==> flow/design.v <==
module datapath #(parameter P_WIDTH=32)(
	input [P_WIDTH-1:0] input_a,
	input [P_WIDTH-1:0] input_b,
	input clk,
	input rst,
	output [P_WIDTH-1:0] out
	);
wire [P_WIDTH-1:0] mult_result;
wire [P_WIDTH-1:0] adder_out;
reg [P_WIDTH-1:0] adder_out_reg;
assign mult_result = input_a * input_b;
assign adder_out  = adder_out_reg + mult_result;
assign out = adder_out_reg;
always @(posedge clk)
 if (rst ==1) 
	adder_out_reg <= adder_out;
 else
	adder_out_reg <= 0;
endmodule
module controller #(parameter P_ADDR_WIDTH=8, parameter P_COUNT=100)(
	input clk,
	input rst,
	output reg out_rst,
	output reg ce_0,
	output reg ce_1,
	output reg we_0,
	output reg we_1,
	input  [P_ADDR_WIDTH-1:0] cjob_offset,
	output [P_ADDR_WIDTH-1:0] address_0,
	output [P_ADDR_WIDTH-1:0] address_1,
	input fin_buf_empty,
	output reg fin_rd_en,
	input fout_buf_full,
	output reg fout_wr_en,
	output reg cjob_load_en,
	output reg cjob_out_en
);
parameter IDLE= 7'b0000001,JOB_LOAD= 7'b0000010,  PREP=7'b0000100, PROCESSING = 7'b0001000, WRITE_BACK=7'b0010000, WAIT_Q=7'b0100000, WRITE_Q=7'b1000000;
reg [6:0] curr_state;
reg [6:0] next_state;
reg [P_ADDR_WIDTH-1:0] counter;
reg [P_ADDR_WIDTH-1:0] offset;
always @(curr_state,fin_buf_empty,counter,fout_buf_full)
begin
	next_state=5'b00000;
	case (curr_state)	
		IDLE:
			if(!fin_buf_empty)
				next_state=IDLE;
			else
				next_state=JOB_LOAD;
		JOB_LOAD:
			next_state=PREP;
		PREP:
			next_state=PROCESSING;
		PROCESSING:
			if(counter<P_COUNT-1+offset)			
				next_state = PROCESSING;
			else
				next_state = WRITE_BACK;
		WRITE_BACK:
			next_state=WAIT_Q;
		WAIT_Q:
			if(!fout_buf_full)
				next_state=WAIT_Q;
			else
				next_state=WRITE_Q;
		WRITE_Q:
			next_state=IDLE;
		default:
			next_state=IDLE;
	endcase
end
always @(posedge clk)       
begin
	if(rst==1)
		curr_state <= IDLE;
	else
		curr_state <= next_state;
end
always @(posedge clk)       
begin
	case(curr_state)
		IDLE:	begin
			out_rst<=0;
			ce_0<=0;
			ce_1<=0;
			we_0<=0;
			we_1<=0;
			counter <= 0;
			fin_rd_en<=0;
			fout_wr_en<=0;
			cjob_load_en<=0;
			cjob_out_en<=0;
			offset<=0;
			end
		JOB_LOAD:
			begin
			fin_rd_en<=1;
			cjob_load_en<=1;
			end
		PREP:
			begin
			fin_rd_en<=0;
			ce_0<=1;
			ce_1<=1;
			we_0<=0;
			we_1<=0;
			cjob_load_en<=0;
			counter<=cjob_offset;
			offset<=cjob_offset;
			end
		PROCESSING:
			begin
			cjob_load_en<=0;
			out_rst<=1;
			counter<= counter+1;
			end
		WRITE_BACK:
			begin
			ce_1<=0;
			we_0<=1;
			counter<=counter+P_COUNT;
			end
		WAIT_Q:
			begin
			ce_0<=0;
			counter<=0;
			cjob_out_en<=1;
			end
		WRITE_Q:
			begin
			fout_wr_en<=1;
			cjob_out_en<=1;
			end
		default:
			begin
			end
	endcase
end
assign address_0 = counter<<2;
assign address_1 = (counter+P_COUNT)<<2;
endmodule
module cjob_register #(parameter P_ADDR_WIDTH=16)
(
	input clk,
	input rst,
	input load,
	input out_en,
	input [(3+2+16)-1:0] data_in,
	output reg [(3+2+16)-1:0] data_out
);
reg [(3+2+16)-1:0] current_job;
always @(posedge clk) begin
	if(rst) begin
		data_out = 0;
		current_job = 0;
	end
	else begin
		if (load) current_job = data_in;
		if(out_en) data_out = current_job;
    end
end
endmodule
module dot_product (
	input ap_clk,
	input ap_rst,
	output [16-1:0]  	memory_Addr_A,
	output 						memory_EN_A,
	output 						memory_WEN_A,
	output [32-1:0]	memory_Din_A,
	input  [32-1:0] 	memory_Dout_A,
	output [16-1:0]  	memory_Addr_B,
	output 						memory_EN_B,
	output 						memory_WEN_B,
	output [32-1:0]	memory_Din_B,
	input  [32-1:0] 	memory_Dout_B,
	input 						fifo_in_empty_n,
	input  [(3+2+16)-1:0]	fifo_in_dout,
	output 						fifo_in_read,
	input 						fifo_out_full_n,
	output 						fifo_out_write,
	output [(3+2+16)-1:0]	fifo_out_din
);
	wire 						internal_rst;
	wire 						cjob_load_en;
	wire 						cjob_out_en;
	wire [16-1:0] 		job_offset;
datapath #(32) dp(
	.input_a(memory_Dout_A), 
	.input_b(memory_Dout_B), 
	.clk(ap_clk), 
	.rst(internal_rst), 
	.out(memory_Din_A)
);
controller #(16, 100) ctrl(
	.clk(ap_clk),
	.rst(ap_rst),
	.out_rst(internal_rst),
	.ce_0(memory_EN_A),
	.ce_1(memory_EN_B),
	.we_0(memory_WEN_A),
	.we_1(memory_WEN_B),
	.cjob_offset(job_offset),
	.address_0(memory_Addr_A),
	.address_1(memory_Addr_B),
	.fin_buf_empty(fifo_in_empty_n),
	.fin_rd_en(fifo_in_read),
	.fout_buf_full(fifo_out_full_n),
	.fout_wr_en(fifo_out_write),
	.cjob_load_en(cjob_load_en),
	.cjob_out_en(cjob_out_en)
);
cjob_register cjob_reg(
	.clk(ap_clk),
	.rst(ap_rst),
	.load(cjob_load_en),
	.out_en(cjob_out_en),
	.data_in(fifo_in_dout),
	.data_out(fifo_out_din)
);
assign job_offset = fifo_in_dout[16-1:0];
assign memory_Din_B = 0;
endmodule
Hand-over note for dot_product

* Step by step through the tools: dot_product *
Each step is given for the RTL above and for the edited RTL.
Lines under "unedited" count in the file above, lines under "edited" in the edited file.
"change": "edited" minus "unedited" as printed here.
Operators carry their Yosys type and port widths (W data, S select, Z words).
A cell with -- has no value.

design
  top module = dot_product
  clock = ap_clk
  library = sky130hd
  timing corner = tt_025C_1v80

* The edit *
Unified diff, file above to edited file.
A script made this edit. It changes what the design does and was not meant as an optimisation.

begin of diff
@@ -121,5 +121,5 @@
 			ce_1<=0;
 			we_0<=1;
-			counter<=counter+P_COUNT;
+			counter<=counter^P_COUNT;
 			end
 		WAIT_Q:
end of diff

* Elaborated design *
Yosys after proc, flatten, opt, wreduce and memory -nomap, before mapping. Memory bits, and registers merged into a memory's read port (data or address), are not among the register bits. Print and check cells are not counted.

bit counts
  element                     unedited  edited  change
  word-level cells            57        62      +5
  output and inout port bits  123       123     0
  bits of input ports         89        89      0
  register bits               121       121     0

operators by class
  element                        unedited  edited  change
  equality and inequality tests  7         7       0
  reduce/logical cells           15        17      +2
  $add $sub $neg                 4         4       0
  bitwise operators              0         2       +2
  $mul                           1         1       0
  muxes and demuxes              15        15      0
  $lt $le $gt $ge                1         1       0

operator list
  cell                     unedited  edited  change
  $add A16 B7 Y16 const B  1         0       -1
  $lt A16 B32 Y1           1         0       -1
  $add A14 B7 Y14 const B  0         1       +1
  $lt A16 B17 Y1           0         1       +1
  $not A1 Y1               0         1       +1
  $not A3 Y3               0         1       +1
  $reduce_and A2 Y1        0         1       +1
  $reduce_bool A3 Y1       0         1       +1
  $reduce_bool A2 Y1       9         9       0
  $pmux W1 S2              8         8       0
  $reduce_or A2 Y1         4         4       0
  $add A16 B1 Y16 const B  1         1       0
  $add A32 B32 Y32         1         1       0
  $add A7 B16 Y17 const A  1         1       0
  $eq A7 B1 Y1 const B     1         1       0
  $eq A7 B2 Y1 const B     1         1       0
  $eq A7 B3 Y1 const B     1         1       0
  $eq A7 B4 Y1 const B     1         1       0
  $eq A7 B5 Y1 const B     1         1       0
  $eq A7 B6 Y1 const B     1         1       0
  $eq A7 B7 Y1 const B     1         1       0
  $mul A32 B32 Y32         1         1       0
  $mux W2                  1         1       0
  $mux W21                 1         1       0
  $mux W5                  1         1       0
  $mux W7                  1         1       0
  $pmux W16 S2             1         1       0
  $pmux W16 S4             1         1       0

Not every row of either side is listed.

* Depth *
Longest topological path by Yosys (ltp), each cell counted once; first at word level (registers and memories cut), then after technology mapping (sequential cells cut; the memories' decode and read muxes count).

depth
  element                        unedited  edited  change
  word-level depth               4         4       0
  ABC_AREA                       0         0       --
  gate-level depth with buffers  28        28      0
  mapped depth without buffers   26        26      0

* Synthesis result *
Yosys stat after the flow's synthesis: flattened, memories mapped to cells. It holds for the ABC_AREA given above (unset counts as 0); a run with the other value may have another netlist.

mapped netlist
  element                          unedited  edited   change
  cell area after synthesis (µm²)  22208.8   22276.4  +67.6
  buffers                          167       170      +3
  cells in the netlist             2405      2437     +32
  sequential area (µm²)            2822.7    2822.7   0.0
  flip-flops                       121       121      0

cell types
  type                       unedited  edited  change
  sky130_fd_sc_hd__inv_1     494       528     +34
  sky130_fd_sc_hd__nand2_1   246       272     +26
  sky130_fd_sc_hd__xnor2_1   76        89      +13
  sky130_fd_sc_hd__o21ai_0   23        35      +12
  sky130_fd_sc_hd__nor2_1    84        73      -11
  sky130_fd_sc_hd__a21oi_1   36        28      -8
  sky130_fd_sc_hd__xor2_1    32        26      -6
  sky130_fd_sc_hd__and2_1    341       336     -5
  sky130_fd_sc_hd__nor3_1    12        7       -5
  sky130_fd_sc_hd__a221oi_1  5         0       -5
  sky130_fd_sc_hd__a22oi_1   5         0       -5
  sky130_fd_sc_hd__or3_1     5         10      +5
  sky130_fd_sc_hd__clkbuf_1  106       110     +4
  sky130_fd_sc_hd__a31oi_1   2         6       +4
  sky130_fd_sc_hd__nand3_1   16        13      -3
  sky130_fd_sc_hd__nand2b_1  9         6       -3
  sky130_fd_sc_hd__and3_1    5         8       +3
  sky130_fd_sc_hd__o21ai_1   4         1       -3

Not every row of either side is listed.
The figures by module come from a second, unflattened synthesis with its own total; it is not the netlist above.

unflattened totals
  element                                        unedited  edited   change
  cell total of the unflattened synthesis        2422      2389     -33
  area total of the unflattened synthesis (µm²)  22575.4   22292.6  -282.8

Rows give one instance, submodules left out.

by module, unedited
  module                 sequential area (µm²)  cells  times used  area (µm²)
  datapath (P_WIDTH=32)  640.6                  1931   1           17685.7
  controller             1341.3                 319    1           3185.6
  cjob_register          840.8                  139    1           1460.2
  (no name shown)        0.0                    33     1           244.0

by module, edited
  module                 sequential area (µm²)  cells  times used  area (µm²)
  datapath (P_WIDTH=32)  640.6                  1922   1           17644.4
  controller             1341.3                 295    1           2944.1
  cjob_register          840.8                  139    1           1460.2
  (no name shown)        0.0                    33     1           244.0

* Path before layout *
Path of least setup slack by OpenSTA after synthesis, without wires, with an ideal clock, recovery checks aside; 20% of the period is set as input and as output delay. Where synthesis merged equal registers, the netlist keeps one of their names.

timing path post-synthesis
  element                        unedited                       edited                         change
  path type                      in2reg                         in2reg                         --
  start                          input port memory_Dout_A[12]   input port memory_Dout_B[4]    --
  end                            register dp.adder_out_reg[29]  register dp.adder_out_reg[30]  --
  slack (ps)                     -37                            19                             +56
  arrival time (ps)              7910                           7860                           -50
  path delay (ps)                6438                           6381                           -57
  buffers on the path            2                              2                              0
  stages                         27                             26                             -1
  time at the first pin (ps)     1600                           1600                           0
  clock period (ps)              8000                           8000                           0
  required time (ps)             7872                           7879                           +7
  input delay (ps)               1600                           1600                           0
  library setup time (ps)        128                            121                            -7
  synthesis period reached (ps)  8037                           7981                           -56

"path delay" is the arrival time less input delay plus setup time.
"stages" counts driving pins, that of a launching flip-flop among them; a cell with two outputs on the path counts twice.
"synthesis period reached" = period - worst setup slack (recovery checks aside). The figure is calculated, with input and output delays left at 20% of the set period.
The rows between start and end are the longest chain of elaborated cells between them; the timing report does not say that the signal goes this way. Where chains are equally long, one stands for them.
Each line given opens the expression or statement behind the cell; cells for indexed reads and writes are added by Yosys, which also makes memories of some case tables.

between the ends, post-synthesis, unedited
  cells stage by stage = sky130_fd_sc_hd__clkbuf_1 -> sky130_fd_sc_hd__clkbuf_1 -> sky130_fd_sc_hd__nand2_1 -> sky130_fd_sc_hd__fa_1 -> sky130_fd_sc_hd__inv_1 -> sky130_fd_sc_hd__fa_1 -> sky130_fd_sc_hd__inv_1 -> sky130_fd_sc_hd__fa_1 -> sky130_fd_sc_hd__inv_1 -> sky130_fd_sc_hd__fa_1 -> sky130_fd_sc_hd__inv_1 -> sky130_fd_sc_hd__fa_1 -> sky130_fd_sc_hd__inv_1 -> sky130_fd_sc_hd__fa_1 -> sky130_fd_sc_hd__fa_1 -> sky130_fd_sc_hd__inv_1 -> sky130_fd_sc_hd__fa_1 -> sky130_fd_sc_hd__inv_1 -> sky130_fd_sc_hd__ha_1 -> sky130_fd_sc_hd__nand3_1 -> sky130_fd_sc_hd__or2_1 -> sky130_fd_sc_hd__a21oi_1 -> sky130_fd_sc_hd__o21ai_1 -> sky130_fd_sc_hd__a311oi_2 -> sky130_fd_sc_hd__o22ai_1 -> sky130_fd_sc_hd__xor2_1 -> sky130_fd_sc_hd__nor2_1
  length of the longest elaborated chain = 2
  elaborated cells between the ends (all ways) = 2
  RTL lines with such cells = 2
  classes of those cells = add/sub: 1; mul: 1

ends and longest elaborated chain, post-synthesis, unedited
  element             RTL line  text
  start: declaration  172       input [32-1:0] memory_Dout_A,
  $mul A32 B32 Y32    11        assign mult_result = input_a * input_b;
  $add A32 B32 Y32    12        assign adder_out  = adder_out_reg + mult_result;
  end: assignment     16        adder_out_reg <= adder_out;
  end: assignment     18        adder_out_reg <= 0;
  end: declaration    10        reg [P_WIDTH-1:0] adder_out_reg;

between the ends, post-synthesis, edited
  cells stage by stage = sky130_fd_sc_hd__buf_2 -> sky130_fd_sc_hd__clkbuf_1 -> sky130_fd_sc_hd__and2_1 -> sky130_fd_sc_hd__fa_1 -> sky130_fd_sc_hd__fa_1 -> sky130_fd_sc_hd__fa_1 -> sky130_fd_sc_hd__inv_1 -> sky130_fd_sc_hd__fa_1 -> sky130_fd_sc_hd__inv_1 -> sky130_fd_sc_hd__fa_1 -> sky130_fd_sc_hd__inv_1 -> sky130_fd_sc_hd__fa_1 -> sky130_fd_sc_hd__inv_1 -> sky130_fd_sc_hd__fa_1 -> sky130_fd_sc_hd__inv_1 -> sky130_fd_sc_hd__fa_1 -> sky130_fd_sc_hd__inv_1 -> sky130_fd_sc_hd__ha_1 -> sky130_fd_sc_hd__a21o_1 -> sky130_fd_sc_hd__a21o_1 -> sky130_fd_sc_hd__a21o_1 -> sky130_fd_sc_hd__a21o_1 -> sky130_fd_sc_hd__a41o_1 -> sky130_fd_sc_hd__a311oi_4 -> sky130_fd_sc_hd__a21oi_1 -> sky130_fd_sc_hd__mux2i_1
  length of the longest elaborated chain = 2
  elaborated cells between the ends (all ways) = 2
  RTL lines with such cells = 2
  classes of those cells = add/sub: 1; mul: 1

ends and longest elaborated chain, post-synthesis, edited
  element             RTL line  text
  start: declaration  177       input [32-1:0] memory_Dout_B,
  $mul A32 B32 Y32    11        assign mult_result = input_a * input_b;
  $add A32 B32 Y32    12        assign adder_out  = adder_out_reg + mult_result;
  end: assignment     16        adder_out_reg <= adder_out;
  end: assignment     18        adder_out_reg <= 0;
  end: declaration    10        reg [P_WIDTH-1:0] adder_out_reg;

* Path in the finished layout *
Path of least setup slack in the final report of each run of pair 1 (OpenROAD, finished layout, wires in). Where an end is a register, its clock arrival counts in the times.
The report prints the path's times to 10 ps; the period is as set.

timing path after layout
  element                     unedited                       edited                         change
  path type                   in2reg                         in2reg                         --
  start                       input port memory_Dout_B[8]    input port memory_Dout_A[3]    --
  end                         register dp.adder_out_reg[31]  register dp.adder_out_reg[28]  --
  input delay (ps)            1600                           1600                           0
  arrival time (ps)           8110                           8150                           +40
  required time (ps)          8280                           8280                           0
  time at the first pin (ps)  1600                           1600                           0
  buffers on the path         5                              2                              -3
  stages                      27                             24                             -3
  library setup time (ps)     140                            130                            -10
  slack (ps)                  170                            130                            -40
  clock period (ps)           8000                           8000                           0

The rows between start and end are the longest chain of elaborated cells between them; the timing report does not say that the signal goes this way. Where chains are equally long, one stands for them.

between the ends, after layout, unedited
  cells stage by stage = sky130_fd_sc_hd__dlygate4sd2_1 -> sky130_fd_sc_hd__buf_6 -> sky130_fd_sc_hd__buf_8 -> sky130_fd_sc_hd__buf_4 -> sky130_fd_sc_hd__and2_4 -> sky130_fd_sc_hd__fa_1 -> sky130_fd_sc_hd__inv_1 -> sky130_fd_sc_hd__fa_1 -> sky130_fd_sc_hd__fa_2 -> sky130_fd_sc_hd__inv_1 -> sky130_fd_sc_hd__fa_1 -> sky130_fd_sc_hd__fa_1 -> sky130_fd_sc_hd__fa_1 -> sky130_fd_sc_hd__fa_1 -> sky130_fd_sc_hd__inv_2 -> sky130_fd_sc_hd__fa_1 -> sky130_fd_sc_hd__inv_2 -> sky130_fd_sc_hd__ha_4 -> sky130_fd_sc_hd__nand3_2 -> sky130_fd_sc_hd__or2_1 -> sky130_fd_sc_hd__a21oi_2 -> sky130_fd_sc_hd__o21ai_2 -> sky130_fd_sc_hd__a311oi_4 -> sky130_fd_sc_hd__buf_4 -> sky130_fd_sc_hd__o21ai_2 -> sky130_fd_sc_hd__xor2_1 -> sky130_fd_sc_hd__nor2_1
  length of the longest elaborated chain = 2
  elaborated cells between the ends (all ways) = 2
  RTL lines with such cells = 2
  classes of those cells = add/sub: 1; mul: 1

ends and longest elaborated chain, after layout, unedited
  element             RTL line  text
  start: declaration  177       input [32-1:0] memory_Dout_B,
  $mul A32 B32 Y32    11        assign mult_result = input_a * input_b;
  $add A32 B32 Y32    12        assign adder_out  = adder_out_reg + mult_result;
  end: assignment     16        adder_out_reg <= adder_out;
  end: assignment     18        adder_out_reg <= 0;
  end: declaration    10        reg [P_WIDTH-1:0] adder_out_reg;

between the ends, after layout, edited
  cells stage by stage = sky130_fd_sc_hd__clkdlybuf4s50_1 -> sky130_fd_sc_hd__buf_12 -> sky130_fd_sc_hd__and2_1 -> sky130_fd_sc_hd__fa_1 -> sky130_fd_sc_hd__fa_2 -> sky130_fd_sc_hd__fa_1 -> sky130_fd_sc_hd__inv_1 -> sky130_fd_sc_hd__fa_1 -> sky130_fd_sc_hd__inv_2 -> sky130_fd_sc_hd__fa_1 -> sky130_fd_sc_hd__ha_4 -> sky130_fd_sc_hd__fa_1 -> sky130_fd_sc_hd__inv_2 -> sky130_fd_sc_hd__fa_1 -> sky130_fd_sc_hd__inv_2 -> sky130_fd_sc_hd__ha_4 -> sky130_fd_sc_hd__a21oi_2 -> sky130_fd_sc_hd__nand2_1 -> sky130_fd_sc_hd__a221oi_4 -> sky130_fd_sc_hd__o21ai_4 -> sky130_fd_sc_hd__a41o_1 -> sky130_fd_sc_hd__a311oi_4 -> sky130_fd_sc_hd__o21a_1 -> sky130_fd_sc_hd__o211ai_1
  length of the longest elaborated chain = 2
  elaborated cells between the ends (all ways) = 2
  RTL lines with such cells = 2
  classes of those cells = add/sub: 1; mul: 1

ends and longest elaborated chain, after layout, edited
  element             RTL line  text
  start: declaration  172       input [32-1:0] memory_Dout_A,
  $mul A32 B32 Y32    11        assign mult_result = input_a * input_b;
  $add A32 B32 Y32    12        assign adder_out  = adder_out_reg + mult_result;
  end: assignment     16        adder_out_reg <= adder_out;
  end: assignment     18        adder_out_reg <= 0;
  end: declaration    10        reg [P_WIDTH-1:0] adder_out_reg;

* Layout results *
Runs of the flow (Yosys, OpenROAD) on both versions; the two runs of a pair have the same settings. The constraints put input and output delay at 20% of the set period each and load the outputs with 0.01 pF.

flow settings, pair 1
  period_ns = 8.0
  CAP_MARGIN = 20
  CORE_MARGIN = 2
  CORE_UTILIZATION = 40
  SLEW_MARGIN = 20

final reports, pair 1
  element                                    unedited  edited   change
  standard-cell area after layout (µm²)      27530.2   27665.3  +135.1
  total negative slack on setup checks (ps)  0         0        0
  die footprint (µm²)                        57422.5   57595.2  +172.7
  achieved period (ps)                       7828      7868     +40
  post-synthesis cell area (µm²)             22208.8   22276.4  +67.6
  setup slack of the worst path (ps)         172       132      -40
  worst hold slack after layout (ps)         475       488      +13
  utilization in the final report            0.501     0.502    +0.001

flow settings, pair 2
  ABC_AREA = 1
  CAP_MARGIN = 35
  CELL_PAD_IN_SITES_GLOBAL_PLACEMENT = 2
  CORE_UTILIZATION = 20
  GPL_ROUTABILITY_DRIVEN = 0
  GPL_TIMING_DRIVEN = 1
  MAX_ROUTING_LAYER = met5
  MIN_ROUTING_LAYER = met1
  PLACE_DENSITY = 0.93
  SETUP_SLACK_MARGIN = 0.24
  TNS_END_PERCENT = 85
  period_ns = 7.7
  CORE_MARGIN = 2
  SLEW_MARGIN = 20

final reports, pair 2
  element                                    unedited  edited    change
  standard-cell area after layout (µm²)      31181.2   31581.5   +400.3
  total negative slack on setup checks (ps)  0         0         0
  die footprint (µm²)                        120263.0  120409.0  +146.0
  achieved period (ps)                       7350      7403      +53
  post-synthesis cell area (µm²)             23501.3   23530.1   +28.8
  setup slack of the worst path (ps)         350       297       -53
  worst hold slack after layout (ps)         451       449       -2
  utilization in the final report            0.268     0.271     +0.003

"achieved period": clock period set for the run, less the worst setup slack. It is reckoned from that one timing run; input and output delays stay at 20% of the period that was set.

End of note.
